==> flow/design.v <==
`timescale 1ns / 1ps
module bpm_from_interval(
    input [31:0] counter, 			   
	 input wire [7:0] default_bpm,   
    output wire [7:0] counted_bpm   
    );
	assign counted_bpm = (counter < 32'd23529 ) ? 254 :  
								(counter < 32'd23622 ) ? 253 :  
								(counter < 32'd23715 ) ? 252 :  
								(counter < 32'd23809 ) ? 251 : 
								(counter < 32'd23904 ) ? 250 :
								(counter < 32'd24000 ) ? 249 :
								(counter < 32'd24096 ) ? 248 :
								(counter < 32'd24193 ) ? 247 :
								(counter < 32'd24291 ) ? 246 :
								(counter < 32'd24390 ) ? 245 :
								(counter < 32'd24489 ) ? 244 :
								(counter < 32'd24590 ) ? 243 :
								(counter < 32'd24691 ) ? 242 :
								(counter < 32'd24793 ) ? 241 :
								(counter < 32'd24896 ) ? 240 :
								(counter < 32'd25000 ) ? 239 :
								(counter < 32'd25104 ) ? 238 :
								(counter < 32'd25210 ) ? 237 :
								(counter < 32'd25316 ) ? 236 :
								(counter < 32'd25423 ) ? 235 :
								(counter < 32'd25531 ) ? 234 :
								(counter < 32'd25641 ) ? 233 :
								(counter < 32'd25751 ) ? 232 :
								(counter < 32'd25862 ) ? 231 :
								(counter < 32'd25974 ) ? 230 :
								(counter < 32'd26086 ) ? 229 :
								(counter < 32'd26200 ) ? 228 :
								(counter < 32'd26315 ) ? 227 :
								(counter < 32'd26431 ) ? 226 :
								(counter < 32'd26548 ) ? 225 :
								(counter < 32'd26666 ) ? 224 :
								(counter < 32'd26785 ) ? 223 :
								(counter < 32'd26905 ) ? 222 :
								(counter < 32'd27027 ) ? 221 :
								(counter < 32'd27149 ) ? 220 :
								(counter < 32'd27272 ) ? 219 :
								(counter < 32'd27397 ) ? 218 :
								(counter < 32'd27522 ) ? 217 :
								(counter < 32'd27649 ) ? 216 :
								(counter < 32'd27777 ) ? 215 :
								(counter < 32'd27906 ) ? 214 :
								(counter < 32'd28037 ) ? 213 :
								(counter < 32'd28169 ) ? 212 :
								(counter < 32'd28301 ) ? 211 :
								(counter < 32'd28436 ) ? 210 :
								(counter < 32'd28571 ) ? 209 :
								(counter < 32'd28708 ) ? 208 :
								(counter < 32'd28846 ) ? 207 :
								(counter < 32'd28985 ) ? 206 :
								(counter < 32'd29126 ) ? 205 :
								(counter < 32'd29268 ) ? 204 :
								(counter < 32'd29411 ) ? 203 :
								(counter < 32'd29556 ) ? 202 :
								(counter < 32'd29702 ) ? 201 :
								(counter < 32'd29850 ) ? 200 :
								(counter < 32'd30000 ) ? 199 :
								(counter < 32'd30150 ) ? 198 :
								(counter < 32'd30303 ) ? 197 :
								(counter < 32'd30456 ) ? 196 :
								(counter < 32'd30612 ) ? 195 :
								(counter < 32'd30769 ) ? 194 :
								(counter < 32'd30927 ) ? 193 :
								(counter < 32'd31088 ) ? 192 :
								(counter < 32'd31250 ) ? 191 :
								(counter < 32'd31413 ) ? 190 :
								(counter < 32'd31578 ) ? 189 :
								(counter < 32'd31746 ) ? 188 :
								(counter < 32'd31914 ) ? 187 :
								(counter < 32'd32085 ) ? 186 :
								(counter < 32'd32258 ) ? 185 :
								(counter < 32'd32432 ) ? 184 :
								(counter < 32'd32608 ) ? 183 :
								(counter < 32'd32786 ) ? 182 :
								(counter < 32'd32967 ) ? 181 :
								(counter < 32'd33149 ) ? 180 :
								(counter < 32'd33333 ) ? 179 :
								(counter < 32'd33519 ) ? 178 :
								(counter < 32'd33707 ) ? 177 :
								(counter < 32'd33898 ) ? 176 :
								(counter < 32'd34090 ) ? 175 :
								(counter < 32'd34285 ) ? 174 :
								(counter < 32'd34482 ) ? 173 :
								(counter < 32'd34682 ) ? 172 :
								(counter < 32'd34883 ) ? 171 :
								(counter < 32'd35087 ) ? 170 :
								(counter < 32'd35294 ) ? 169 :
								(counter < 32'd35502 ) ? 168 :
								(counter < 32'd35714 ) ? 167 :
								(counter < 32'd35928 ) ? 166 :
								(counter < 32'd36144 ) ? 165 :
								(counter < 32'd36363 ) ? 164 :
								(counter < 32'd36585 ) ? 163 :
								(counter < 32'd36809 ) ? 162 :
								(counter < 32'd37037 ) ? 161 :
								(counter < 32'd37267 ) ? 160 :
								(counter < 32'd37500 ) ? 159 :
								(counter < 32'd37735 ) ? 158 :
								(counter < 32'd37974 ) ? 157 :
								(counter < 32'd38216 ) ? 156 :
								(counter < 32'd38461 ) ? 155 :
								(counter < 32'd38709 ) ? 154 :
								(counter < 32'd38961 ) ? 153 :
								(counter < 32'd39215 ) ? 152 :
								(counter < 32'd39473 ) ? 151 :
								(counter < 32'd39735 ) ? 150 :
								(counter < 32'd40000 ) ? 149 :
								(counter < 32'd40268 ) ? 148 :
								(counter < 32'd40540 ) ? 147 :
								(counter < 32'd40816 ) ? 146 :
								(counter < 32'd41095 ) ? 145 :
								(counter < 32'd41379 ) ? 144 :
								(counter < 32'd41666 ) ? 143 :
								(counter < 32'd41958 ) ? 142 :
								(counter < 32'd42253 ) ? 141 :
								(counter < 32'd42553 ) ? 140 :
								(counter < 32'd42857 ) ? 139 :
								(counter < 32'd43165 ) ? 138 :
								(counter < 32'd43478 ) ? 137 :
								(counter < 32'd43795 ) ? 136 :
								(counter < 32'd44117 ) ? 135 :
								(counter < 32'd44444 ) ? 134 :
								(counter < 32'd44776 ) ? 133 :
								(counter < 32'd45112 ) ? 132 :
								(counter < 32'd45454 ) ? 131 :
								(counter < 32'd45801 ) ? 130 :
								(counter < 32'd46153 ) ? 129 :
								(counter < 32'd46511 ) ? 128 :
								(counter < 32'd46875 ) ? 127 :
								(counter < 32'd47244 ) ? 126 :
								(counter < 32'd47619 ) ? 125 :
								(counter < 32'd48000 ) ? 124 :
								(counter < 32'd48387 ) ? 123 :
								(counter < 32'd48780 ) ? 122 :
								(counter < 32'd49180 ) ? 121 :
								(counter < 32'd49586 ) ? 120 :
								(counter < 32'd50000 ) ? 119 :
								(counter < 32'd50420 ) ? 118 :
								(counter < 32'd50847 ) ? 117 :
								(counter < 32'd51282 ) ? 116 :
								(counter < 32'd51724 ) ? 115 :
								(counter < 32'd52173 ) ? 114 :
								(counter < 32'd52631 ) ? 113 :
								(counter < 32'd53097 ) ? 112 :
								(counter < 32'd53571 ) ? 111 :
								(counter < 32'd54054 ) ? 110 :
								(counter < 32'd54545 ) ? 109 :
								(counter < 32'd55045 ) ? 108 :
								(counter < 32'd55555 ) ? 107 :
								(counter < 32'd56074 ) ? 106 :
								(counter < 32'd56603 ) ? 105 :
								(counter < 32'd57142 ) ? 104 :
								(counter < 32'd57692 ) ? 103 :
								(counter < 32'd58252 ) ? 102 :
								(counter < 32'd58823 ) ? 101 :
								(counter < 32'd59405 ) ? 100 :
								(counter < 32'd60000 ) ? 99 :
								(counter < 32'd60606 ) ? 98 :
								(counter < 32'd61224 ) ? 97 :
								(counter < 32'd61855 ) ? 96 :
								(counter < 32'd62500 ) ? 95 :
								(counter < 32'd63157 ) ? 94 :
								(counter < 32'd63829 ) ? 93 :
								(counter < 32'd64516 ) ? 92 :
								(counter < 32'd65217 ) ? 91 :
								(counter < 32'd65934 ) ? 90 :
								(counter < 32'd66666 ) ? 89 :
								(counter < 32'd67415 ) ? 88 :
								(counter < 32'd68181 ) ? 87 :
								(counter < 32'd68965 ) ? 86 :
								(counter < 32'd69767 ) ? 85 :
								(counter < 32'd70588 ) ? 84 :
								(counter < 32'd71428 ) ? 83 :
								(counter < 32'd72289 ) ? 82 :
								(counter < 32'd73170 ) ? 81 :
								(counter < 32'd74074 ) ? 80 :
								(counter < 32'd75000 ) ? 79 :
								(counter < 32'd75949 ) ? 78 :
								(counter < 32'd76923 ) ? 77 :
								(counter < 32'd77922 ) ? 76 :
								(counter < 32'd78947 ) ? 75 :
								(counter < 32'd80000 ) ? 74 :
								(counter < 32'd81081 ) ? 73 :
								(counter < 32'd82191 ) ? 72 :
								(counter < 32'd83333 ) ? 71 :
								(counter < 32'd84507 ) ? 70 :
								(counter < 32'd85714 ) ? 69 :
								(counter < 32'd86956 ) ? 68 :
								(counter < 32'd88235 ) ? 67 :
								(counter < 32'd89552 ) ? 66 :
								(counter < 32'd90909 ) ? 65 :
								(counter < 32'd92307 ) ? 64 :
								(counter < 32'd93750 ) ? 63 :
								(counter < 32'd95238 ) ? 62 :
								(counter < 32'd96774 ) ? 61 :
								(counter < 32'd98360 ) ? 60 :
								(counter < 32'd100000 ) ? 59 :
								(counter < 32'd101694 ) ? 58 :
								(counter < 32'd103448 ) ? 57 :
								(counter < 32'd105263 ) ? 56 :
								(counter < 32'd107142 ) ? 55 :
								(counter < 32'd109090 ) ? 54 :
								(counter < 32'd111111 ) ? 53 :
								(counter < 32'd113207 ) ? 52 :
								(counter < 32'd115384 ) ? 51 :
								(counter < 32'd117647 ) ? 50 :
								(counter < 32'd120000 ) ? 49 :
								(counter < 32'd122448 ) ? 48 :
								(counter < 32'd125000 ) ? 47 :
								(counter < 32'd127659 ) ? 46 :
								(counter < 32'd130434 ) ? 45 :
								(counter < 32'd133333 ) ? 44 :
								(counter < 32'd136363 ) ? 43 :
								(counter < 32'd139534 ) ? 42 :
								(counter < 32'd142857 ) ? 41 :
								(counter < 32'd146341 ) ? 40 :
								(counter < 32'd150000 ) ? 39 :
								(counter < 32'd153846 ) ? 38 :
								(counter < 32'd157894 ) ? 37 :
								(counter < 32'd162162 ) ? 36 :
								(counter < 32'd166666 ) ? 35 :
								(counter < 32'd171428 ) ? 34 :
								(counter < 32'd176470 ) ? 33 :
								(counter < 32'd181818 ) ? 32 :
								(counter < 32'd187500 ) ? 31 :
								(counter < 32'd193548 ) ? 30 : default_bpm;
endmodule
`timescale 1ns / 1ps
module bpmcalculator(
	 input wire clk,  		 	 	  
	 input wire rst,  		 	 	  
	 input wire tick,  		 	 	  
    input wire beat, 				  
	 input wire [7:0] default_bpm,  
    output wire [7:0] bpm_out  	  
    );
	parameter SMALLEST_ALLOWABLE_INTERVAL = 32'd23529;
	parameter LONGEST_ALLOWABLE_INTERVAL = 32'd200000;
	parameter STARTING_BPM = 8'd80; 
	reg [31:0] counter; 
	wire [7:0] counted_bpm; 
	reg [7:0] buffer[0:3]; 
	reg [1:0] oldest_index; 
	reg [9:0] bpm_sum; 
	reg prev_beat; 
	assign bpm_out = bpm_sum[9:2]; 
	bpm_from_interval bfi (
    .counter(counter), 
    .default_bpm(default_bpm), 
    .counted_bpm(counted_bpm)
    );
	always @(posedge clk) begin 
		if (rst) begin 
		bpm_sum <= STARTING_BPM*4; 
		buffer[0] <= STARTING_BPM; 
		buffer[1] <= STARTING_BPM; 
		buffer[2] <= STARTING_BPM; 
		buffer[3] <= STARTING_BPM; 
		counter <= 0; 
		oldest_index <= 0; 
		prev_beat <= 0; 
		end else if (!tick) begin 
		end else if ((counter > LONGEST_ALLOWABLE_INTERVAL) ||    
			 (beat && ~prev_beat && (counter >= SMALLEST_ALLOWABLE_INTERVAL)))   
		begin 
			bpm_sum <= bpm_sum + ({2'b00, counted_bpm} - {2'b00, buffer[oldest_index]}); 
			buffer[oldest_index] <= counted_bpm; 
			oldest_index <= (oldest_index == 3) ? 2'd0 : oldest_index+2'd1; 
			prev_beat <= 1; 
			counter <= 0; 
		end else begin 
			counter <= counter + 1; 
			prev_beat <= beat; 
		end 
	end
endmodule
`timescale 1ns / 1ps
module beatmaker(
	 input clk,
	 input rst,
    input signed [15:0] accel,
    output reg beat
    );
	reg signed [15:0] prev_accel; 
	always @(posedge clk) begin 
		if (rst) begin
			beat <= 0; 
			prev_accel <= 0; 
		end else if ( (accel > 10000 && prev_accel < 10000) || (accel < 10000 && prev_accel > 10000) ) begin
			beat <= ~beat;
			prev_accel <= accel;
		end else begin
			prev_accel <= accel;
		end
	end
endmodule
module BPM_lut(lookup, scaler);
	input [7:0] lookup;
	output [19:0] scaler;
	assign scaler =(lookup == 8'd1)   ? 10000 :
						(lookup == 8'd2)   ? 5000  :
						(lookup == 8'd3)   ? 3333  :
						(lookup == 8'd4)   ? 2500  :
						(lookup == 8'd5)   ? 2000  :
						(lookup == 8'd6)   ? 1667  :
						(lookup == 8'd7)   ? 1429  :
						(lookup == 8'd8)   ? 1250  :
						(lookup == 8'd9)   ? 1111  :
						(lookup == 8'd10)  ? 1000  :
						(lookup == 8'd11)  ? 909   :
						(lookup == 8'd12)  ? 833   : 
						(lookup == 8'd13)  ? 769   :
						(lookup == 8'd14)  ? 714   : 
						(lookup == 8'd15)  ? 667   :
						(lookup == 8'd16)  ? 625   :
						(lookup == 8'd17)  ? 588 :
						(lookup == 8'd18)  ? 556 :
						(lookup == 8'd19)  ? 526 : 
						(lookup == 8'd20)  ? 500 :
						(lookup == 8'd21)  ? 476 : 
						(lookup == 8'd22)  ? 455 :
						(lookup == 8'd23)  ? 435 :
						(lookup == 8'd24)  ? 417 :
						(lookup == 8'd25)  ? 400 :
						(lookup == 8'd26)  ? 385 :
						(lookup == 8'd27)  ? 370 :
						(lookup == 8'd28)  ? 357 :
						(lookup == 8'd29)  ? 345 :
						(lookup == 8'd30)  ? 333 : 
						(lookup == 8'd31)  ? 323 : 
						(lookup == 8'd32)  ? 313 :
						(lookup == 8'd33)  ? 303 :
						(lookup == 8'd34)  ? 294 :
						(lookup == 8'd35)  ? 286 :
						(lookup == 8'd36)  ? 278 :
						(lookup == 8'd37)  ? 270 :
						(lookup == 8'd38)  ? 263 :
						(lookup == 8'd39)  ? 256 :
						(lookup == 8'd40)  ? 250 :
						(lookup == 8'd41)  ? 244 :
						(lookup == 8'd42)  ? 238 :
						(lookup == 8'd43)  ? 233 :
						(lookup == 8'd44)  ? 227 :
						(lookup == 8'd45)  ? 222 :
						(lookup == 8'd46)  ? 217 :
						(lookup == 8'd47)  ? 213 :
						(lookup == 8'd48)  ? 208 :
						(lookup == 8'd49)  ? 204 :
						(lookup == 8'd50)  ? 200 :
						(lookup == 8'd51)  ? 196 :
						(lookup == 8'd52)  ? 192 : 
						(lookup == 8'd53)  ? 189 :
						(lookup == 8'd54)  ? 185 : 
						(lookup == 8'd55)  ? 182 :
						(lookup == 8'd56)  ? 179 :
						(lookup == 8'd57)  ? 175 : 
						(lookup == 8'd58)  ? 172 :
						(lookup == 8'd59)  ? 169 :
						(lookup == 8'd60)  ? 167 :
						(lookup == 8'd61)  ? 164 :
						(lookup == 8'd62)  ? 161 :
						(lookup == 8'd63)  ? 159 :
						(lookup == 8'd64)  ? 156 :
						(lookup == 8'd65)  ? 154 :
						(lookup == 8'd66)  ? 152 :
						(lookup == 8'd67)  ? 149 :
						(lookup == 8'd68)  ? 147 :
						(lookup == 8'd69)  ? 145 :
						(lookup == 8'd70)  ? 143 :
						(lookup == 8'd71)  ? 141 :
						(lookup == 8'd72)  ? 139 :
						(lookup == 8'd73)  ? 137 :
						(lookup == 8'd74)  ? 135 :
						(lookup == 8'd75)  ? 133 :
						(lookup == 8'd76)  ? 132 :
						(lookup == 8'd77)  ? 130 :
						(lookup == 8'd78)  ? 128 :
						(lookup == 8'd79)  ? 127 :
						(lookup == 8'd80)  ? 125 :
						(lookup == 8'd81)  ? 123 :
						(lookup == 8'd82)  ? 122 :
						(lookup == 8'd83)  ? 120 :
						(lookup == 8'd84)  ? 119 :
						(lookup == 8'd85)  ? 118 :
						(lookup == 8'd86)  ? 116 :
						(lookup == 8'd87)  ? 115 :
						(lookup == 8'd88)  ? 114 :
						(lookup == 8'd89)  ? 112 :
						(lookup == 8'd90)  ? 111 :
						(lookup == 8'd91)  ? 110 :
						(lookup == 8'd92)  ? 109 :
						(lookup == 8'd93)  ? 108 :
						(lookup == 8'd94)  ? 106 :
						(lookup == 8'd95)  ? 105 :
						(lookup == 8'd96)  ? 104 : 
						(lookup == 8'd97)  ? 103 :
						(lookup == 8'd98)  ? 102 :
						(lookup == 8'd99)  ? 101 :
						(lookup == 8'd100) ? 100 :
						(lookup == 8'd101) ? 99 : 
						(lookup == 8'd102) ? 98 :
						(lookup == 8'd103) ? 97 :
						(lookup == 8'd104) ? 96 :
						(lookup == 8'd105) ? 95 :
						(lookup == 8'd106) ? 94 :
						(lookup == 8'd107) ? 93 :
						(lookup == 8'd108) ? 93 :
						(lookup == 8'd109) ? 92 :
						(lookup == 8'd110) ? 91 :
						(lookup == 8'd111) ? 90 :
						(lookup == 8'd112) ? 89 :
						(lookup == 8'd113) ? 89 :
						(lookup == 8'd114) ? 88 :
						(lookup == 8'd115) ? 87 :
						(lookup == 8'd116) ? 86 :
						(lookup == 8'd117) ? 85 :
						(lookup == 8'd118) ? 85 :
						(lookup == 8'd119) ? 84 :
						(lookup == 8'd120) ? 83 :
						(lookup == 8'd121) ? 83 :
						(lookup == 8'd122) ? 82 :
						(lookup == 8'd123) ? 81 :
						(lookup == 8'd124) ? 81 :
						(lookup == 8'd125) ? 80 :
						(lookup == 8'd126) ? 79 :
						(lookup == 8'd127) ? 79 :
						(lookup == 8'd128) ? 78 :
						(lookup == 8'd129) ? 78 :
						(lookup == 8'd130) ? 77 :
						(lookup == 8'd131) ? 76 :
						(lookup == 8'd132) ? 76 :
						(lookup == 8'd133) ? 75 :
						(lookup == 8'd134) ? 75 :
						(lookup == 8'd135) ? 74 :
						(lookup == 8'd136) ? 74 :
						(lookup == 8'd137) ? 73 :
						(lookup == 8'd138) ? 72 :
						(lookup == 8'd139) ? 72 : 
						(lookup == 8'd140) ? 71 :
						(lookup == 8'd141) ? 71 :
						(lookup == 8'd142) ? 70 :
						(lookup == 8'd143) ? 70 :
						(lookup == 8'd144) ? 69 :
						(lookup == 8'd145) ? 69 :
						(lookup == 8'd146) ? 68 :
						(lookup == 8'd147) ? 68 :
						(lookup == 8'd148) ? 68 :
						(lookup == 8'd149) ? 67 :
						(lookup == 8'd150) ? 67 :
						(lookup == 8'd151) ? 66 :
						(lookup == 8'd152) ? 66 :
						(lookup == 8'd153) ? 65 :
						(lookup == 8'd154) ? 65 :
						(lookup == 8'd155) ? 65 :
						(lookup == 8'd156) ? 64 :
						(lookup == 8'd157) ? 64 :
						(lookup == 8'd158) ? 63 :
						(lookup == 8'd159) ? 63 :
						(lookup == 8'd160) ? 63 :
						(lookup == 8'd161) ? 62 :
						(lookup == 8'd162) ? 62 :
						(lookup == 8'd163) ? 61 :
						(lookup == 8'd164) ? 61 :
						(lookup == 8'd165) ? 61 : 
						(lookup == 8'd166) ? 60 :
						(lookup == 8'd167) ? 60 :
						(lookup == 8'd168) ? 60 :
						(lookup == 8'd169) ? 59 :
						(lookup == 8'd170) ? 59 :
						(lookup == 8'd171) ? 58 :
						(lookup == 8'd172) ? 58 :
						(lookup == 8'd173) ? 58 :
						(lookup == 8'd174) ? 57 :
						(lookup == 8'd175) ? 57 :
						(lookup == 8'd176) ? 57 :
						(lookup == 8'd177) ? 57 :
						(lookup == 8'd178) ? 56 :
						(lookup == 8'd179) ? 56 :
						(lookup == 8'd180) ? 56 :
						(lookup == 8'd181) ? 55 :
						(lookup == 8'd182) ? 55 :
						(lookup == 8'd183) ? 55 :
						(lookup == 8'd184) ? 54 :
						(lookup == 8'd185) ? 54 :
						(lookup == 8'd186) ? 54 :
						(lookup == 8'd187) ? 53 :
						(lookup == 8'd188) ? 53 :
						(lookup == 8'd189) ? 53 :
						(lookup == 8'd190) ? 53 :
						(lookup == 8'd191) ? 52 :
						(lookup == 8'd192) ? 52 :
						(lookup == 8'd193) ? 52 :
						(lookup == 8'd194) ? 52 :
						(lookup == 8'd195) ? 51 : 
						(lookup == 8'd196) ? 51 :
						(lookup == 8'd197) ? 51 :
						(lookup == 8'd198) ? 51 :
						(lookup == 8'd199) ? 50 :
						(lookup == 8'd200) ? 50 :
						(lookup == 8'd201) ? 50 :
						(lookup == 8'd202) ? 50 :
						(lookup == 8'd203) ? 49 :
						(lookup == 8'd204) ? 49 :
						(lookup == 8'd205) ? 49 :
						(lookup == 8'd206) ? 49 :
						(lookup == 8'd207) ? 48 :
						(lookup == 8'd208) ? 48 :
						(lookup == 8'd209) ? 48 :
						(lookup == 8'd210) ? 48 :
						(lookup == 8'd211) ? 47 :
						(lookup == 8'd212) ? 47 :
						(lookup == 8'd213) ? 47 :
						(lookup == 8'd214) ? 47 :
						(lookup == 8'd215) ? 47 :
						(lookup == 8'd216) ? 46 :
						(lookup == 8'd217) ? 46 :
						(lookup == 8'd218) ? 46 :
						(lookup == 8'd219) ? 46 :
						(lookup == 8'd220) ? 45 :
						(lookup == 8'd221) ? 45 : 
						(lookup == 8'd222) ? 45 :
						(lookup == 8'd223) ? 45 :
						(lookup == 8'd224) ? 45 :
						(lookup == 8'd225) ? 44 :
						(lookup == 8'd226) ? 44 :
						(lookup == 8'd227) ? 44 :
						(lookup == 8'd228) ? 44 :
						(lookup == 8'd229) ? 44 :
						(lookup == 8'd230) ? 43 :
						(lookup == 8'd231) ? 43 :
						(lookup == 8'd232) ? 43 :
						(lookup == 8'd233) ? 43 :
						(lookup == 8'd234) ? 43 :
						(lookup == 8'd235) ? 43 :
						(lookup == 8'd236) ? 42 :
						(lookup == 8'd237) ? 42 :
						(lookup == 8'd238) ? 42 :
						(lookup == 8'd239) ? 42 :
						(lookup == 8'd240) ? 42 :
						(lookup == 8'd241) ? 41 :
						(lookup == 8'd242) ? 41 :
						(lookup == 8'd243) ? 41 :
						(lookup == 8'd244) ? 41 :
						(lookup == 8'd245) ? 41 :
						(lookup == 8'd246) ? 41 :
						(lookup == 8'd247) ? 40 :
						(lookup == 8'd248) ? 40 : 
						(lookup == 8'd249) ? 40 :
						(lookup == 8'd250) ? 40 :
						(lookup == 8'd251) ? 40 :
						(lookup == 8'd252) ? 40 :
						(lookup == 8'd253) ? 40 :
						(lookup == 8'd254) ? 39 :
						(lookup == 8'd255) ? 39 :
						  20'hFFFFF;
endmodule
module BPM_prescaler(CLK, RST, TICK, BPM, slowCLK, slowRise);
	input CLK;
	input RST;
	input TICK;	 
	output slowRise;	 
	input [7:0] BPM;
	output reg slowCLK;
	wire [19:0] scaler;
	BPM_lut U1 (BPM, scaler);
	reg [19:0] counter;  
	wire [19:0] counter_inc = counter + 20'd1;
	assign slowRise = !RST && TICK && !slowCLK && (counter_inc >= scaler/2);
	always @ (posedge CLK) begin
		if (RST) begin
			counter <= 0;
			slowCLK <= 0;
		end else if (TICK) begin
		counter <= counter_inc;
		if (counter_inc >= scaler/2) begin
			counter <= 0;
			slowCLK <= ~slowCLK;
		end
		end
	end
endmodule
module  duration_lut (input [3:0] lookup, output [15:0] duration);
	parameter
		BREVE     			= 16'd48000,		 
		SEMIBREVE			= 16'd24000,		 
		DOTTED_MINIM		= 16'd18000,		 
		MINIM					= 16'd12000,		 
		DOTTED_CROTCHET	= 16'd9000,			 
		CROTCHET 			= 16'd6000,			 
		DOTTED_QUAVER 		= 16'd4500,			 
		QUAVER  				= 16'd3000,			 
		TUPLET				= 16'd2000,			 
		SEMIQUAVER			= 16'd1500,			 
		UNDEF					= 16'd1000;			 
	assign duration = (lookup == 4'd1)  ? SEMIQUAVER 	   :
						   (lookup == 4'd2)  ? TUPLET			   :
							(lookup == 4'd3)  ? QUAVER			   :
							(lookup == 4'd4)  ? DOTTED_QUAVER   :
							(lookup == 4'd5)  ? CROTCHET		   :
							(lookup == 4'd6)  ? DOTTED_CROTCHET :
							(lookup == 4'd7)  ? MINIM			   :
							(lookup == 4'd8)  ? DOTTED_MINIM	   :
							(lookup == 4'd9)  ? SEMIBREVE		   :
							(lookup == 4'd10) ? BREVE			   :
							    UNDEF			   ;
endmodule
module timing_controller (CLK, RST, TICK, BPM, MODE, NOTE, START, EN, DONE);
	input 				 CLK; 	 
	input 				 RST; 	 
	input 				 TICK; 	 
	input [1:0]		   MODE;		 
	input [3:0]			NOTE;		 
	input 			  START;     
	input [7:0] 	 	 BPM;		 
	output reg 			  EN;		 
	wire [15:0]	  DURATION;		 
	output reg 			DONE;		 
	reg [15:0] counter;
	parameter
		NORMAL   = 2'b00,
		STACCATO = 2'b01,
		SLURRED  = 2'b10,
		BPM_COMM = 2'b11;
	duration_lut dur_lut_blk (NOTE[3:0],  DURATION);
	wire slowCLK, slowRise;
	BPM_prescaler bpm_pre_blk (CLK, RST, TICK, BPM, slowCLK, slowRise);
	always @ (posedge CLK) begin
		if (RST) begin
			EN 	  <= 1;
			counter <= 0;
			DONE 	  <= 0;
		end else if (slowRise && START) begin
			DONE <= 0;
			counter <= counter + 1;
			case (MODE) 
				NORMAL  : begin if (counter <= DURATION/128*125) EN <= 1; else EN <= 0; end
				STACCATO: begin if (counter <= DURATION/128*102) EN <= 1; else EN <= 0; end
				SLURRED : begin if (counter <= DURATION)         EN <= 1; end
			endcase
			if (counter == DURATION) begin
				counter <= 0;
				DONE <= 1;
			end
		end
	end
endmodule
module sin_lut (input [5:0] lookup, output [7:0] value);
	assign value = (lookup == 6'd0)  ? 128 :
						(lookup == 6'd1)  ? 140 :
						(lookup == 6'd2)  ? 152 :
						(lookup == 6'd3)  ? 165 :
						(lookup == 6'd4)  ? 176 :
						(lookup == 6'd5)  ? 188 :
						(lookup == 6'd6)  ? 198 :
						(lookup == 6'd7)  ? 208 :
						(lookup == 6'd8)  ? 218 :
						(lookup == 6'd9)  ? 226 :
						(lookup == 6'd10) ? 234 :
						(lookup == 6'd11) ? 240 :
						(lookup == 6'd12) ? 245 :
						(lookup == 6'd13) ? 250 :
						(lookup == 6'd14) ? 253 :
						(lookup == 6'd15) ? 254 :
						(lookup == 6'd16) ? 255 :
						(lookup == 6'd17) ? 254 :
						(lookup == 6'd18) ? 253 :
						(lookup == 6'd19) ? 250 :
						(lookup == 6'd20) ? 245 :
						(lookup == 6'd21) ? 240 :
						(lookup == 6'd22) ? 234 :
						(lookup == 6'd23) ? 226 :
						(lookup == 6'd24) ? 218 :
						(lookup == 6'd25) ? 208 :
						(lookup == 6'd26) ? 198 :
						(lookup == 6'd27) ? 188 :
						(lookup == 6'd28) ? 176 : 
						(lookup == 6'd29) ? 165 : 
						(lookup == 6'd30) ? 152 :
						(lookup == 6'd31) ? 140 :
						(lookup == 6'd32) ? 128 :
						(lookup == 6'd33) ? 115 :
						(lookup == 6'd34) ? 103 :
						(lookup == 6'd35) ? 90  :
						(lookup == 6'd36) ? 79  :
						(lookup == 6'd37) ? 67  :
						(lookup == 6'd38) ? 57  : 
						(lookup == 6'd39) ? 47  :
						(lookup == 6'd40) ? 37  :
						(lookup == 6'd41) ? 29  :
						(lookup == 6'd42) ? 21  :
						(lookup == 6'd43) ? 15  :
						(lookup == 6'd44) ? 10  :
						(lookup == 6'd45) ? 5   :
						(lookup == 6'd46) ? 2   :
						(lookup == 6'd47) ? 1   :
						(lookup == 6'd48) ? 0   :
						(lookup == 6'd49) ? 1   :
						(lookup == 6'd50) ? 2   : 
						(lookup == 6'd51) ? 5   :
						(lookup == 6'd52) ? 10  :
						(lookup == 6'd53) ? 15  :
						(lookup == 6'd54) ? 21  :
						(lookup == 6'd55) ? 29  :
						(lookup == 6'd56) ? 37  :
						(lookup == 6'd57) ? 47  :
						(lookup == 6'd58) ? 57  :
						(lookup == 6'd59) ? 67  :
						(lookup == 6'd60) ? 79  : 
						(lookup == 6'd61) ? 90  : 
						(lookup == 6'd62) ? 103 :
						(lookup == 6'd63) ? 115 :
						  0  ;
endmodule
module tone_lut64 (input [5:0] tone, output [13:0] sixty_fourth_period);
	parameter
				REST= 14'd1000,	 
				C3  = 14'd11945,
				C3S = 14'd11275,
				D3  = 14'd10642,
				D3S = 14'd10045,
				E3  = 14'd9481,
				F3  = 14'd8949,
				F3S = 14'd8446,
				G3  = 14'd7972,
				G3S = 14'd7525,
				A3  = 14'd7103,
				A3S = 14'd6704,
				B3  = 14'd6328,
				C4  = 14'd5973,
				C4S = 14'd5638,
				D4  = 14'd5321,
				D4S = 14'd5022,
				E4  = 14'd4741,
				F4  = 14'd4475,
				F4S = 14'd4223,
				G4  = 14'd3986,
				G4S = 14'd3763,
				A4  = 14'd3552,
				A4S = 14'd3352,
				B4  = 14'd3164,
				C5  = 14'd2987,
				C5S = 14'd2819,
				D5  = 14'd2661,
				D5S = 14'd2511,
				E5  = 14'd2370,
				F5  = 14'd2237,
				F5S = 14'd2112,
				G5  = 14'd1993,
				G5S = 14'd1882,
				A5  = 14'd1776,
				A5S = 14'd1676,
				B5  = 14'd1582,
				C6  = 14'd1493,
				C6S = 14'd1410,
				D6  = 14'd1331,
				D6S = 14'd1256,
				E6  = 14'd1185,
				F6  = 14'd1119,
				F6S = 14'd1056,
				G6  = 14'd997,
				G6S = 14'd941,
				A6  = 14'd888,
				A6S = 14'd838,
				B6  = 14'd791;
	assign sixty_fourth_period =
										(tone == 6'd0)  ? REST:
									   (tone == 6'd1)  ? C3  :
									   (tone == 6'd2)  ? C3S :
									   (tone == 6'd3)  ? D3  :
										(tone == 6'd4)  ? D3S :
										(tone == 6'd5)  ? E3  :
										(tone == 6'd6)  ? F3  :
										(tone == 6'd7)  ? F3S :
										(tone == 6'd8)  ? G3  :
										(tone == 6'd9)  ? G3S :
										(tone == 6'd10)  ? A3  :
										(tone == 6'd11) ? A3S :
										(tone == 6'd12) ? B3  :
										(tone == 6'd13) ? C4  :
										(tone == 6'd14) ? C4S :
										(tone == 6'd15) ? D4  :
										(tone == 6'd16) ? D4S :
										(tone == 6'd17) ? E4  :
										(tone == 6'd18) ? F4  :
										(tone == 6'd19) ? F4S :
										(tone == 6'd20) ? G4  :
										(tone == 6'd21) ? G4S :
										(tone == 6'd22) ? A4  :
										(tone == 6'd23) ? A4S :
										(tone == 6'd24) ? B4  :
										(tone == 6'd25) ? C5  :
										(tone == 6'd26) ? C5S :
										(tone == 6'd27) ? D5  :
										(tone == 6'd28) ? D5S :
										(tone == 6'd29) ? E5  :
										(tone == 6'd30) ? F5  :
										(tone == 6'd31) ? F5S :
										(tone == 6'd32) ? G5  :
										(tone == 6'd33) ? G5S :
										(tone == 6'd34) ? A5  :
										(tone == 6'd35) ? A5S :
										(tone == 6'd36) ? B5  :
										(tone == 6'd37) ? C6  :
										(tone == 6'd38) ? C6S :
										(tone == 6'd39) ? D6  :
										(tone == 6'd40) ? D6S :
										(tone == 6'd41) ? E6  :
										(tone == 6'd42) ? F6  :
										(tone == 6'd43) ? F6S :
										(tone == 6'd44) ? G6  :
										(tone == 6'd45) ? G6S :
										(tone == 6'd46) ? A6  :
										(tone == 6'd47) ? A6S :
										(tone == 6'd48) ? B6  :
										   0 ;
endmodule
module pwm (input CLK, input RST, input [7:0] duty, input [3:0] VOL, output P);
	reg [11:0] counter;
	reg [11:0] latched_comp;
	assign P = (counter[11:0] < latched_comp) ? 1 : 0;
	always @ (posedge CLK) begin
		if (RST) begin
		counter <= 0;
		latched_comp <= 0;
		end else begin
		counter <= counter + 1;
		if (counter == 12'hFFF) begin
			latched_comp <= VOL*duty;
		end
		end
	end	
endmodule
module tone(CLK, RST, TONE, EN, VOL, P);
	input 				 CLK;		 
	input 				 RST;		 
	input 		[5:0] TONE; 	 
	input					  EN;		 
	input			[3:0]  VOL;		 
	output 					P;		 
	reg [5:0] lookup_value;		 
	wire [13:0] 	 period;			 
	wire [7:0] 	  duty_cmp;
	reg [13:0] 		counter;			 
	parameter TONE_MAX = 6'd48;
	pwm pwm_block (CLK, RST, duty_cmp, VOL, P);
	tone_lut64 tone_lut_block (TONE, period);
	sin_lut sin_lut_block (lookup_value, duty_cmp);
	parameter counter_max = 14'd11945;
	always @(posedge CLK) begin
		if (RST) begin
			counter <= 0;
			lookup_value <= 0;
		end else if (EN && (VOL != 4'h0) && (TONE != 6'd0 && TONE <= TONE_MAX)) begin
			counter <= counter + 1;
			if (counter > counter_max) counter <= 0;
			if (counter >= period) begin
				counter <= 14'd0;
				lookup_value <= lookup_value + 1;
			end	
		end
	end
endmodule
module byte_to_BCD(input [7:0] bin, output reg [11:0] BCD);
   reg [19:0] shift;
   integer i;
   always @(*)
   begin
      shift[19:8] = 0;
      shift[7:0] = bin;
      for (i=0; i<8; i=i+1) begin
         if (shift[11:8] >= 5)
            shift[11:8] = shift[11:8] + 3;
         if (shift[15:12] >= 5)
            shift[15:12] = shift[15:12] + 3;
         if (shift[19:16] >= 5)
            shift[19:16] = shift[19:16] + 3;
         shift = shift << 1;
      end
		BCD[11:0] = shift[19:8];
   end
endmodule
module bcdtoseg(nLT, nRBI, A3, A2, A1, A0, nBI,
				nRBO, nA, nB, nC, nD, nE, nF, nG);
	input  nLT, nRBI, A3, A2, A1, A0, nBI;
	output nRBO, nA, nB, nC, nD, nE, nF, nG;
	wire  [3:0] SEGIN;
	reg   [6:0] nSEGOUT;
	assign   SEGIN[3] = A3;
	assign   SEGIN[2] = A2;
	assign   SEGIN[1] = A1;
	assign   SEGIN[0] = A0;
	assign   nA = nSEGOUT[6];
	assign   nB = nSEGOUT[5];
	assign   nC = nSEGOUT[4];
	assign   nD = nSEGOUT[3];
	assign   nE = nSEGOUT[2];
	assign   nF = nSEGOUT[1];
	assign   nG = nSEGOUT[0];
	assign nRBO = ~(~nBI || (~nRBI && (SEGIN == 4'd0) && nLT));
	always @ (nRBO or nLT or SEGIN) begin
		if (~nRBO) begin
			nSEGOUT = ~7'b0000000; 
		end else if (~nLT) begin
			nSEGOUT = ~7'b1111111; 
		end else begin 
			case (SEGIN)
				4'd0:     nSEGOUT = ~7'b1111110; 
				4'd1:     nSEGOUT = ~7'b0110000;
				4'd2:     nSEGOUT = ~7'b1101101;
				4'd3:     nSEGOUT = ~7'b1111001;
				4'd4:     nSEGOUT = ~7'b0110011;
				4'd5:     nSEGOUT = ~7'b1011011;
				4'd6:     nSEGOUT = ~7'b1011111;
				4'd7:     nSEGOUT = ~7'b1110000;
				4'd8:     nSEGOUT = ~7'b1111111;
				4'd9:     nSEGOUT = ~7'b1111011;
				4'hF:		 nSEGOUT = ~7'b1100111;	 
				default:  nSEGOUT = ~7'b0000000;
			endcase
		end
	end
endmodule
module display(CLK, RST, BPM, PLAY, SEGA, SEGD);
	input 			CLK;		 
	input 			RST;		 
	input [7:0]		BPM;		 
	input 		  PLAY;		 
	output reg [3:0] 	SEGA; 		 
	output [7:0] 	SEGD; 		    
	wire [11:0] BCD;
	reg [3:0]			CURRENT_DIG; 
	byte_to_BCD btb_blk (BPM, BCD);
	bcdtoseg seg_disp_blk (1'b1, 1'b1, CURRENT_DIG[3], CURRENT_DIG[2], CURRENT_DIG[1], CURRENT_DIG[0], 1'b1,  
				, SEGD[7], SEGD[6], SEGD[5], SEGD[4], SEGD[3], SEGD[2], SEGD[1]);
	assign SEGD[0] = 1;
	reg [16:0] waveCount;
	wire [16:0] waveNext = waveCount + 17'd1;
	parameter
		KHZ_WAVE = 17'd100000,  
		DISP_D0  = ~4'b0001,
		DISP_D1  = ~4'b0010,
		DISP_D2  = ~4'b0100,
		DISP_D3  = ~4'b1000,
		DISP_OFF = ~4'b0000;
	always @(posedge CLK) begin
		if (RST) begin
		waveCount <= 0;
		SEGA <= ~4'h0;
		CURRENT_DIG[3:0] <= 4'h0;
		end else begin
		waveCount <= waveNext;
	if (waveNext < KHZ_WAVE/4) begin
			if (~PLAY)  begin
				SEGA <= DISP_D0;
				CURRENT_DIG <= 4'hF;
			end else begin
				SEGA <= DISP_OFF;
				CURRENT_DIG <= 4'd0;
			end
		end else if (waveNext < KHZ_WAVE/2) begin
			SEGA <= DISP_D1;
			CURRENT_DIG <= BCD[11:8];
		end else if (waveNext < KHZ_WAVE*3/4) begin
			SEGA <= DISP_D2;
			CURRENT_DIG <= BCD[7:4];
		end else if (waveNext < KHZ_WAVE)begin
			SEGA <= DISP_D3;
			CURRENT_DIG <= BCD[3:0];		
		end else 
			waveCount <= 0;
		end
	end
endmodule
`timescale 1ns / 1ps
module double_thermometer(
    input signed [15:0] accel,
    output wire [7:0] out
    );
	 assign out = 	(accel == 16'd0)     ? 8'b00011000 :
						(accel < -16'd24576) ? 8'b10000000 : 
						(accel < -16'd16384) ? 8'b01000000 : 
						(accel < -16'd8192 ) ? 8'b00100000 : 
						(accel <  16'd0    ) ? 8'b00010000 : 
						(accel <  16'd8192 ) ? 8'b00001000 : 
						(accel <  16'd16384) ? 8'b00000100 : 
						(accel <  16'd24576) ? 8'b00000010 : 8'b00000001;
endmodule
`timescale 1ns / 1ps
module audio_core(
	input clk,          
	input rst,          
	input tick,         
	input tick_1m,      
	input [15:0] accel_z,     
	input accel_valid,        
	output wire beat,   
	output [7:0] LED,   
	input PB_PLY, 	     
	input [3:0]  VOL,	  
	output P,		     
	output [3:0] SEGA,  
	output [7:0] SEGD,  
	output [7:0] BPM,   
	input [15:0] DATA,	  
	output note_req,      
	output song_end       
	);
	parameter
		NORMAL   = 2'b00,
		STACCATO = 2'b01,
		SLURRED  = 2'b10,
		BPM_COMM = 2'b11;
	reg [15:0] accel_out;        
	wire  [1:0] MODE;    
	wire  [3:0] NOTE;	   
	wire  [5:0] TONE;	   
	wire        DONE;   
	wire 	  END_SONG;
	wire 			  EN;
	reg PLAY;
	wire [7:0] DEFAULT_BPM = 8'd80;  
	reg LATCH_PB_PLY;      
	always @(posedge clk) begin
		if (rst) begin
			PLAY <= 0;
			LATCH_PB_PLY <= 0;
		end else begin
			if (PB_PLY && ~LATCH_PB_PLY)
				PLAY <= ~PLAY;
			LATCH_PB_PLY <= PB_PLY;
		end
	end
	always @ (posedge clk) begin
		if (rst)
			accel_out <= 0;
		else if (accel_valid)
			accel_out <= accel_z; 
	end
	assign MODE 	 = (DATA[15:14] == BPM_COMM) ? NORMAL :  DATA[15:14];
	assign NOTE 	 = (DATA[15:14] == BPM_COMM) ? 4'b0	 :  DATA[3:0];
	assign TONE 	 = DATA[13:8];
	assign END_SONG = PLAY && (DATA[15:14] == BPM_COMM) && (DATA[7:0] == 0);
	assign song_end = END_SONG;
	assign note_req = DONE & PLAY;
	double_thermometer LED_display (
		.accel(accel_out), 
		.out(LED)
		);
	beatmaker bm (
		 .clk(clk), 
		 .rst(rst),
		 .accel(accel_out), 
		 .beat(beat)
		 );
	bpmcalculator bpmcalc (
		.clk(clk), 
		.rst(rst),
		.tick(tick),
		.beat(beat), 
		.default_bpm(DEFAULT_BPM),
		.bpm_out(BPM)
	);
	timing_controller timing_ctrl_blk (clk, rst, tick_1m, BPM, MODE, NOTE, PLAY, EN, DONE);
	display  disp_blk (clk, rst, BPM, PLAY, SEGA, SEGD);
	tone     tone_blk (clk, rst, TONE, EN & PLAY ,VOL, P);
endmodule
# [Reports on audio_core]
# Each step is given for the RTL above and for the edited RTL.
# Lines under "before" count in the file above, lines under "after" in the edited file.
# "change": "after" minus "before" as printed here.
# Operators carry their Yosys type and port widths (W data, S select, Z words).
# The mark - stands for no value.
[setup] design="audio_core" clock="clk" lib="sky130hd" pvt_corner="tt_025C_1v80"

# [Edit of the RTL]
# The edit as a unified diff against the file above.
# The edit is scripted, without regard to the design's behaviour, which it may alter; it was not made to optimise anything.
# begin of diff
@@ -135,5 +135,5 @@
 								(counter < 32'd47244 ) ? 126 :
 								(counter < 32'd47619 ) ? 125 :
-								(counter < 32'd48000 ) ? 124 :
+								(counter == 32'd48000 ) ? 124 :
 								(counter < 32'd48387 ) ? 123 :
 								(counter < 32'd48780 ) ? 122 :
# end of diff

# [After elaboration]
# Yosys after proc, flatten, opt, wreduce and memory -nomap, before mapping. Print and check cells are not counted. Equal cells are merged and count once.
# Yosys's memory passes give these memory sizes; they may raise the number of words (mostly to a power of two), join words into wider ones and drop unused or constant bits.
[classes] element="div_mod_pow" before=0 after=0 change=0
[classes] element="multipliers" before=3 after=3 change=0
[classes] element="n_addsub" before=28 after=28 change=0
[classes] element="mux" before=675 after=675 change=0
[classes] element="bitwise" before=7 after=7 change=0
[classes] element="n_eq" before=383 after=384 change=1
[classes] element="shift" before=0 after=0 change=0
[classes] element="reduce_and_logical" before=32 after=32 change=0
[classes] element="n_cmp" before=268 after=267 change=-1
[ops] op="$lt A32 B16 Y1 const B" before=92 after=91 change=-1
[ops] op="$eq A32 B16 Y1 const B" before=0 after=1 change=1
# Unchanged operator kinds not shown: 91.
[bits] element="latchBits" before=0 after=0 change=0
[bits] element="out_inout_bits" before=32 after=32 change=0
[bits] element="romBits" before=112 after=112 change=0
[bits] element="ram_bits" before=32 after=32 change=0
[bits] element="inputBits" before=42 after=42 change=0
[bits] element="register_bits" before=188 after=188 change=0
[bits] element="wordCells" before=1419 after=1419 change=0
[bits] element="mem_count" before=2 after=2 change=0

# [Depth]
# Depth = most cells in a row (Yosys ltp): at word level without a register or memory, in the mapped netlist without a sequential cell, where the memories' decode and read muxes count.
[logic_depth] element="ltp_word" before=260 after=260 change=0
[logic_depth] element="ABC_AREA" before="0" after="0"
[logic_depth] element="mapped_depth" before=33 after=35 change=2

# [After synthesis]
# Yosys stat after the flow's synthesis: flattened, memories mapped to cells. It holds for the ABC_AREA given above (unset counts as 0); a run with the other value may have another netlist.
[synth_totals] element="synth_area_um2" before=28109.5 after=27981.8 change=-127.7
[synth_totals] element="stdcells" before=3930 after=3901 change=-29
[synth_totals] element="ffs" before=229 after=229 change=0
[synth_totals] element="seq_area_um2" before=4904.7 after=4904.7 change=0.0
[synth_totals] element="buffers" before=296 after=284 change=-12
[by_type] type="sky130_fd_sc_hd__nor2_1" before=410 after=441 change=31
[by_type] type="sky130_fd_sc_hd__a21oi_1" before=367 after=339 change=-28
[by_type] type="sky130_fd_sc_hd__o21ai_0" before=340 after=322 change=-18
[by_type] type="sky130_fd_sc_hd__or3_1" before=45 after=27 change=-18
[by_type] type="sky130_fd_sc_hd__clkbuf_1" before=214 after=197 change=-17
[by_type] type="sky130_fd_sc_hd__and2_1" before=33 after=50 change=17
[by_type] type="sky130_fd_sc_hd__o22ai_1" before=28 after=43 change=15
[by_type] type="sky130_fd_sc_hd__nand2b_1" before=73 after=59 change=-14
[by_type] type="sky130_fd_sc_hd__o31ai_1" before=37 after=23 change=-14
[by_type] type="sky130_fd_sc_hd__nand3_1" before=114 after=102 change=-12
[by_type] type="sky130_fd_sc_hd__xnor2_1" before=79 after=91 change=12
[by_type] type="sky130_fd_sc_hd__a22oi_1" before=21 after=31 change=10
[by_type] type="sky130_fd_sc_hd__a2111oi_0" before=20 after=10 change=-10
[by_type] type="sky130_fd_sc_hd__a32oi_1" before=18 after=8 change=-10
[by_type] type="sky130_fd_sc_hd__inv_1" before=183 after=192 change=9
[by_type] type="sky130_fd_sc_hd__o21ai_1" before=5 after=14 change=9
[by_type] type="sky130_fd_sc_hd__nor3_1" before=93 after=101 change=8
[by_type] type="sky130_fd_sc_hd__a21o_1" before=58 after=65 change=7
# Unchanged cell types not shown: 14.
# The list need not be complete.
# The figures by module come from a second, unflattened synthesis with its own total; it is not the netlist above.
[hier_totals] element="hier_cells" before=4109 after=4109 change=0
[hier_totals] element="area_unflattened_um2" before=30050.1 after=30320.3 change=270.2
# Each row is one instance without its submodules.
[by_module_before] module="bpm_from_interval" cells=1107 mod_area_um2=6185.9 instances=1 mod_seq_area_um2=0.0
[by_module_before] module="bpmcalculator" cells=446 mod_area_um2=4357.9 instances=1 mod_seq_area_um2=1901.8
[by_module_before] module="timing_controller" cells=491 mod_area_um2=4267.8 instances=1 mod_seq_area_um2=360.3
[by_module_before] module="BPM_lut" cells=522 mod_area_um2=3054.2 instances=1 mod_seq_area_um2=0.0
[by_module_before] module="pwm" cells=252 mod_area_um2=2104.5 instances=1 mod_seq_area_um2=480.5
[by_module_before] module="BPM_prescaler" cells=233 mod_area_um2=1785.5 instances=1 mod_seq_area_um2=420.4
[by_module_before] module="display" cells=205 mod_area_um2=1781.7 instances=1 mod_seq_area_um2=500.5
[by_module_before] module="tone" cells=168 mod_area_um2=1378.8 instances=1 mod_seq_area_um2=400.4
[by_module_before] module="tone_lut64" cells=168 mod_area_um2=1151.1 instances=1 mod_seq_area_um2=0.0
[by_module_before] module="byte_to_BCD" cells=151 mod_area_um2=1076.0 instances=1 mod_seq_area_um2=0.0
[by_module_before] module="sin_lut" cells=126 mod_area_um2=823.3 instances=1 mod_seq_area_um2=0.0
[by_module_before] module="audio_core" cells=72 mod_area_um2=714.4 instances=1 mod_seq_area_um2=360.3
[by_module_before] module="beatmaker" cells=61 mod_area_um2=679.4 instances=1 mod_seq_area_um2=340.3
[by_module_before] module="bcdtoseg" cells=41 mod_area_um2=296.5 instances=1 mod_seq_area_um2=0.0
# before: Modules not listed: 2.
[by_module_after] module="bpm_from_interval" cells=1107 mod_area_um2=6456.2 instances=1 mod_seq_area_um2=0.0
[by_module_after] module="bpmcalculator" cells=446 mod_area_um2=4357.9 instances=1 mod_seq_area_um2=1901.8
[by_module_after] module="timing_controller" cells=491 mod_area_um2=4267.8 instances=1 mod_seq_area_um2=360.3
[by_module_after] module="BPM_lut" cells=522 mod_area_um2=3054.2 instances=1 mod_seq_area_um2=0.0
[by_module_after] module="pwm" cells=252 mod_area_um2=2104.5 instances=1 mod_seq_area_um2=480.5
[by_module_after] module="BPM_prescaler" cells=233 mod_area_um2=1785.5 instances=1 mod_seq_area_um2=420.4
[by_module_after] module="display" cells=205 mod_area_um2=1781.7 instances=1 mod_seq_area_um2=500.5
[by_module_after] module="tone" cells=168 mod_area_um2=1378.8 instances=1 mod_seq_area_um2=400.4
[by_module_after] module="tone_lut64" cells=168 mod_area_um2=1151.1 instances=1 mod_seq_area_um2=0.0
[by_module_after] module="byte_to_BCD" cells=151 mod_area_um2=1076.0 instances=1 mod_seq_area_um2=0.0
[by_module_after] module="sin_lut" cells=126 mod_area_um2=823.3 instances=1 mod_seq_area_um2=0.0
[by_module_after] module="audio_core" cells=72 mod_area_um2=714.4 instances=1 mod_seq_area_um2=360.3
[by_module_after] module="beatmaker" cells=61 mod_area_um2=679.4 instances=1 mod_seq_area_um2=340.3
[by_module_after] module="bcdtoseg" cells=41 mod_area_um2=296.5 instances=1 mod_seq_area_um2=0.0
# after: Modules not listed: 2.

# [Timing after synthesis]
# Path of least setup slack by OpenSTA after synthesis, without wires, with an ideal clock, recovery checks aside; 20% of the period is set as input and as output delay. Where synthesis merged equal registers, the netlist keeps one of their names.
[synth_timing] element="path_type" before="input -> register" after="input -> register"
[synth_timing] element="start" before="input port DATA[0]" after="input port DATA[0]"
[synth_timing] element="end" before="register timing_ctrl_blk.EN" after="register timing_ctrl_blk.EN"
[synth_timing] element="input_delay_ns" before=2.000 after=2.000 change=0.000
[synth_timing] element="n_path_buf" before=1 after=1 change=0
[synth_timing] element="setup_ns" before=0.122 after=0.128 change=0.006
[synth_timing] element="delay_ns" before=5.845 after=5.835 change=-0.010
[synth_timing] element="path_stages" before=27 after=30 change=3
[synth_timing] element="path_slack_ns" before=2.154 after=2.165 change=0.011
[synth_timing] element="arrival_ns" before=7.723 after=7.707 change=-0.016
[synth_timing] element="launch_ns" before=2.000 after=2.000 change=0.000
[synth_timing] element="required_ns" before=9.878 after=9.872 change=-0.006
[synth_timing] element="tclk_ns" before=10.0 after=10.0 change=0.0
[synth_timing] element="synth_period_reached_ns" before=7.846 after=7.835 change=-0.011
# "delay_ns" = arrival - input delay + setup time.
# "path_stages" counts driving pins, that of a launching flip-flop among them; a cell with two outputs on the path counts twice.
# "synth_period_reached_ns" is the clock period less the worst setup slack; recovery checks do not enter. This is arithmetic on one report: input and output delays are still those of the set period (20% each).
# The rows between start and end are the longest chain of elaborated cells between them; the timing report does not say that the signal goes this way. Where chains are equally long, one stands for them.
# A line is the first line of the expression or statement that the cell stems from. Yosys adds cells for indexed reads and writes and turns some case tables into memories.
# A register here has more assigning lines than the two given.
[synth_between_before] cell_sequence="sky130_fd_sc_hd__clkbuf_1 sky130_fd_sc_hd__nor2_1 sky130_fd_sc_hd__nand2_1 sky130_fd_sc_hd__a211oi_1 sky130_fd_sc_hd__inv_1 sky130_fd_sc_hd__fa_1 sky130_fd_sc_hd__fa_1 sky130_fd_sc_hd__inv_1 sky130_fd_sc_hd__fa_1 sky130_fd_sc_hd__inv_1 sky130_fd_sc_hd__fa_1 sky130_fd_sc_hd__ha_1 sky130_fd_sc_hd__o21ai_0 sky130_fd_sc_hd__a21oi_1 sky130_fd_sc_hd__o21ai_0 sky130_fd_sc_hd__a21oi_1 sky130_fd_sc_hd__o21ai_0 sky130_fd_sc_hd__a21oi_1 sky130_fd_sc_hd__o21a_1 sky130_fd_sc_hd__nor2_1 sky130_fd_sc_hd__o21ai_0 sky130_fd_sc_hd__xnor2_1 sky130_fd_sc_hd__ha_1 sky130_fd_sc_hd__nand4_1 sky130_fd_sc_hd__or3_1 sky130_fd_sc_hd__a21oi_1 sky130_fd_sc_hd__o31ai_1" elab_chain_cells=16 cone_cells=32 cone_lines=15
[synth_lines_before] element="start: declaration" line=1009 text="input [15:0] DATA,"
[synth_lines_before] element="$mux W4" line=1045 text="assign NOTE = (DATA[15:14] == BPM_COMM) ? 4'b0 : DATA[3:0];"
[synth_lines_before] element="$eq A4 B4 Y1" line=609 text="(lookup == 4'd10) ? BREVE :"
[synth_lines_before] element="$mux W16" line=609
[synth_lines_before] element="$mux W16" line=608 text="(lookup == 4'd9) ? SEMIBREVE :"
[synth_lines_before] element="$mux W16" line=607 text="(lookup == 4'd8) ? DOTTED_MINIM :"
[synth_lines_before] element="$mux W16" line=606 text="(lookup == 4'd7) ? MINIM :"
[synth_lines_before] element="$mux W16" line=605 text="(lookup == 4'd6) ? DOTTED_CROTCHET :"
[synth_lines_before] element="[2 not listed]"
[synth_lines_before] element="$mux W16" line=602 text="(lookup == 4'd3) ? QUAVER :"
[synth_lines_before] element="$mux W16" line=601 text="(lookup == 4'd2) ? TUPLET :"
[synth_lines_before] element="$mux W16" line=600 text="assign duration = (lookup == 4'd1) ? SEMIQUAVER :"
[synth_lines_before] element="$mul A9 B6 Y15" line=642 text="STACCATO: begin if (counter <= DURATION/128*102) EN <= 1; else EN <= 0; end"
[synth_lines_before] element="$le A16 B32 Y1" line=642
[synth_lines_before] element="$mux W1" line=642
[synth_lines_before] element="$pmux W1 S3" line=640 text="case (MODE)"
[synth_lines_before] element="end: assignment" line=641 text="NORMAL : begin if (counter <= DURATION/128*125) EN <= 1; else EN <= 0; end"
[synth_lines_before] element="end: assignment" line=642
[synth_lines_before] element="end: declaration" line=620 text="output reg EN;"
[synth_between_after] cell_sequence="sky130_fd_sc_hd__clkbuf_1 sky130_fd_sc_hd__nor2_1 sky130_fd_sc_hd__nand2_1 sky130_fd_sc_hd__a211oi_1 sky130_fd_sc_hd__inv_1 sky130_fd_sc_hd__fa_1 sky130_fd_sc_hd__fa_1 sky130_fd_sc_hd__inv_1 sky130_fd_sc_hd__fa_1 sky130_fd_sc_hd__inv_1 sky130_fd_sc_hd__fa_1 sky130_fd_sc_hd__ha_1 sky130_fd_sc_hd__o21ai_0 sky130_fd_sc_hd__a21oi_1 sky130_fd_sc_hd__o21ai_0 sky130_fd_sc_hd__a21oi_1 sky130_fd_sc_hd__o21ai_0 sky130_fd_sc_hd__a21oi_1 sky130_fd_sc_hd__o21a_1 sky130_fd_sc_hd__nor2_1 sky130_fd_sc_hd__o21ai_0 sky130_fd_sc_hd__xnor2_1 sky130_fd_sc_hd__ha_1 sky130_fd_sc_hd__o21a_1 sky130_fd_sc_hd__o21ai_0 sky130_fd_sc_hd__a21oi_1 sky130_fd_sc_hd__o21ai_0 sky130_fd_sc_hd__a2bb2oi_1 sky130_fd_sc_hd__mux2i_1 sky130_fd_sc_hd__nand2_1" elab_chain_cells=16 cone_cells=32 cone_lines=15
[synth_lines_after] element="start: declaration" line=1009 text="input [15:0] DATA,"
[synth_lines_after] element="$mux W4" line=1045 text="assign NOTE = (DATA[15:14] == BPM_COMM) ? 4'b0 : DATA[3:0];"
[synth_lines_after] element="$eq A4 B4 Y1" line=609 text="(lookup == 4'd10) ? BREVE :"
[synth_lines_after] element="$mux W16" line=609
[synth_lines_after] element="$mux W16" line=608 text="(lookup == 4'd9) ? SEMIBREVE :"
[synth_lines_after] element="$mux W16" line=607 text="(lookup == 4'd8) ? DOTTED_MINIM :"
[synth_lines_after] element="$mux W16" line=606 text="(lookup == 4'd7) ? MINIM :"
[synth_lines_after] element="$mux W16" line=605 text="(lookup == 4'd6) ? DOTTED_CROTCHET :"
[synth_lines_after] element="[2 not listed]"
[synth_lines_after] element="$mux W16" line=602 text="(lookup == 4'd3) ? QUAVER :"
[synth_lines_after] element="$mux W16" line=601 text="(lookup == 4'd2) ? TUPLET :"
[synth_lines_after] element="$mux W16" line=600 text="assign duration = (lookup == 4'd1) ? SEMIQUAVER :"
[synth_lines_after] element="$mul A9 B6 Y15" line=642 text="STACCATO: begin if (counter <= DURATION/128*102) EN <= 1; else EN <= 0; end"
[synth_lines_after] element="$le A16 B32 Y1" line=642
[synth_lines_after] element="$mux W1" line=642
[synth_lines_after] element="$pmux W1 S3" line=640 text="case (MODE)"
[synth_lines_after] element="end: assignment" line=641 text="NORMAL : begin if (counter <= DURATION/128*125) EN <= 1; else EN <= 0; end"
[synth_lines_after] element="end: assignment" line=642
[synth_lines_after] element="end: declaration" line=620 text="output reg EN;"

# [Worst path after layout]
# Path of least setup slack in the final report of the runs of pair A (OpenROAD, finished layout, wires in). Where an end is a register, its clock arrival counts in the times.
[layout_timing] element="path_type" before="input -> register" after="input -> register"
[layout_timing] element="start" before="input port DATA[0]" after="input port DATA[0]"
[layout_timing] element="end" before="register timing_ctrl_blk.EN" after="register timing_ctrl_blk.EN"
[layout_timing] element="launch_ns" before=2.00 after=2.00 change=0.00
[layout_timing] element="required_ns" before=10.50 after=10.52 change=0.02
[layout_timing] element="n_path_buf" before=1 after=1 change=0
[layout_timing] element="path_slack_ns" before=1.52 after=1.61 change=0.09
[layout_timing] element="setup_ns" before=0.08 after=0.06 change=-0.02
[layout_timing] element="path_stages" before=27 after=29 change=2
[layout_timing] element="arrival_ns" before=8.98 after=8.91 change=-0.07
[layout_timing] element="input_delay_ns" before=2.00 after=2.00 change=0.00
[layout_timing] element="tclk_ns" before=10.0 after=10.0 change=0.0
# The rows between start and end are the longest chain of elaborated cells between them; the timing report does not say that the signal goes this way. Where chains are equally long, one stands for them.
# A register here has more assigning lines than the two given.
[layout_between_before] cell_sequence="sky130_fd_sc_hd__clkdlybuf4s50_1 sky130_fd_sc_hd__nor2_1 sky130_fd_sc_hd__nand2_1 sky130_fd_sc_hd__a211oi_1 sky130_fd_sc_hd__inv_1 sky130_fd_sc_hd__fa_1 sky130_fd_sc_hd__fa_1 sky130_fd_sc_hd__inv_1 sky130_fd_sc_hd__fa_1 sky130_fd_sc_hd__inv_1 sky130_fd_sc_hd__fa_1 sky130_fd_sc_hd__ha_1 sky130_fd_sc_hd__o21ai_0 sky130_fd_sc_hd__a21oi_1 sky130_fd_sc_hd__o21ai_0 sky130_fd_sc_hd__a21oi_1 sky130_fd_sc_hd__o21ai_0 sky130_fd_sc_hd__a21oi_1 sky130_fd_sc_hd__o21a_1 sky130_fd_sc_hd__nor2_1 sky130_fd_sc_hd__o21ai_0 sky130_fd_sc_hd__xnor2_1 sky130_fd_sc_hd__ha_1 sky130_fd_sc_hd__nand4_1 sky130_fd_sc_hd__o41ai_1 sky130_fd_sc_hd__a21oi_1 sky130_fd_sc_hd__o31ai_1" elab_chain_cells=16 cone_cells=32 cone_lines=15
[layout_lines_before] element="start: declaration" line=1009 text="input [15:0] DATA,"
[layout_lines_before] element="$mux W4" line=1045 text="assign NOTE = (DATA[15:14] == BPM_COMM) ? 4'b0 : DATA[3:0];"
[layout_lines_before] element="$eq A4 B4 Y1" line=609 text="(lookup == 4'd10) ? BREVE :"
[layout_lines_before] element="$mux W16" line=609
[layout_lines_before] element="$mux W16" line=608 text="(lookup == 4'd9) ? SEMIBREVE :"
[layout_lines_before] element="$mux W16" line=607 text="(lookup == 4'd8) ? DOTTED_MINIM :"
[layout_lines_before] element="$mux W16" line=606 text="(lookup == 4'd7) ? MINIM :"
[layout_lines_before] element="$mux W16" line=605 text="(lookup == 4'd6) ? DOTTED_CROTCHET :"
[layout_lines_before] element="[2 not listed]"
[layout_lines_before] element="$mux W16" line=602 text="(lookup == 4'd3) ? QUAVER :"
[layout_lines_before] element="$mux W16" line=601 text="(lookup == 4'd2) ? TUPLET :"
[layout_lines_before] element="$mux W16" line=600 text="assign duration = (lookup == 4'd1) ? SEMIQUAVER :"
[layout_lines_before] element="$mul A9 B6 Y15" line=642 text="STACCATO: begin if (counter <= DURATION/128*102) EN <= 1; else EN <= 0; end"
[layout_lines_before] element="$le A16 B32 Y1" line=642
[layout_lines_before] element="$mux W1" line=642
[layout_lines_before] element="$pmux W1 S3" line=640 text="case (MODE)"
[layout_lines_before] element="end: assignment" line=641 text="NORMAL : begin if (counter <= DURATION/128*125) EN <= 1; else EN <= 0; end"
[layout_lines_before] element="end: assignment" line=642
[layout_lines_before] element="end: declaration" line=620 text="output reg EN;"
[layout_between_after] cell_sequence="sky130_fd_sc_hd__clkdlybuf4s50_1 sky130_fd_sc_hd__nor2_1 sky130_fd_sc_hd__nand2_1 sky130_fd_sc_hd__a211oi_1 sky130_fd_sc_hd__inv_1 sky130_fd_sc_hd__fa_1 sky130_fd_sc_hd__fa_1 sky130_fd_sc_hd__inv_1 sky130_fd_sc_hd__fa_1 sky130_fd_sc_hd__inv_1 sky130_fd_sc_hd__fa_1 sky130_fd_sc_hd__ha_1 sky130_fd_sc_hd__o21ai_0 sky130_fd_sc_hd__a21oi_1 sky130_fd_sc_hd__o21ai_0 sky130_fd_sc_hd__a21oi_1 sky130_fd_sc_hd__o21ai_0 sky130_fd_sc_hd__a21oi_1 sky130_fd_sc_hd__o21a_1 sky130_fd_sc_hd__nor2_1 sky130_fd_sc_hd__o21ai_0 sky130_fd_sc_hd__xnor2_1 sky130_fd_sc_hd__ha_1 sky130_fd_sc_hd__nor3_1 sky130_fd_sc_hd__o21ai_0 sky130_fd_sc_hd__a211oi_1 sky130_fd_sc_hd__a2bb2oi_1 sky130_fd_sc_hd__mux2i_1 sky130_fd_sc_hd__nand2_1" elab_chain_cells=16 cone_cells=32 cone_lines=15
[layout_lines_after] element="start: declaration" line=1009 text="input [15:0] DATA,"
[layout_lines_after] element="$mux W4" line=1045 text="assign NOTE = (DATA[15:14] == BPM_COMM) ? 4'b0 : DATA[3:0];"
[layout_lines_after] element="$eq A4 B4 Y1" line=609 text="(lookup == 4'd10) ? BREVE :"
[layout_lines_after] element="$mux W16" line=609
[layout_lines_after] element="$mux W16" line=608 text="(lookup == 4'd9) ? SEMIBREVE :"
[layout_lines_after] element="$mux W16" line=607 text="(lookup == 4'd8) ? DOTTED_MINIM :"
[layout_lines_after] element="$mux W16" line=606 text="(lookup == 4'd7) ? MINIM :"
[layout_lines_after] element="$mux W16" line=605 text="(lookup == 4'd6) ? DOTTED_CROTCHET :"
[layout_lines_after] element="[2 not listed]"
[layout_lines_after] element="$mux W16" line=602 text="(lookup == 4'd3) ? QUAVER :"
[layout_lines_after] element="$mux W16" line=601 text="(lookup == 4'd2) ? TUPLET :"
[layout_lines_after] element="$mux W16" line=600 text="assign duration = (lookup == 4'd1) ? SEMIQUAVER :"
[layout_lines_after] element="$mul A9 B6 Y15" line=642 text="STACCATO: begin if (counter <= DURATION/128*102) EN <= 1; else EN <= 0; end"
[layout_lines_after] element="$le A16 B32 Y1" line=642
[layout_lines_after] element="$mux W1" line=642
[layout_lines_after] element="$pmux W1 S3" line=640 text="case (MODE)"
[layout_lines_after] element="end: assignment" line=641 text="NORMAL : begin if (counter <= DURATION/128*125) EN <= 1; else EN <= 0; end"
[layout_lines_after] element="end: assignment" line=642
[layout_lines_after] element="end: declaration" line=620 text="output reg EN;"

# [Layout results]
# Both versions went through the flow (Yosys, OpenROAD) with the same settings in each pair. Constraints: input delay and output delay 20% of the set period each, output load 0.01 pF.
[settings_pair_A] CORE_UTILIZATION=35 PLACE_DENSITY=0.55 period_ns=10.0 CAP_MARGIN=20 CORE_MARGIN=2 SLEW_MARGIN=20
[results_pair_A] element="synth_area_um2" before=28109.5 after=27981.8 change=-127.7
[results_pair_A] element="design_die_area_um2" before=82595.9 after=82225.6 change=-370.3
[results_pair_A] element="timing.setup.ws_ns" before=1.522 after=1.606 change=0.084
[results_pair_A] element="clock_period_reached_ns" before=8.478 after=8.394 change=-0.084
[results_pair_A] element="timing.setup.tns_ns" before=0.000 after=0.000 change=0.000
[results_pair_A] element="final_util_pct" before=39.0 after=38.5 change=-0.5
[results_pair_A] element="power_uw" before=2854 after=2778 change=-76
# "clock_period_reached_ns" is the run's clock period less its worst setup slack. It is reckoned from that one timing run; input and output delays stay at 20% of the period that was set.
# By "power_uw" is meant OpenSTA's value without simulated activity: inputs other than the clock are taken to toggle once in ten clock periods, and the tool carries that through the logic.
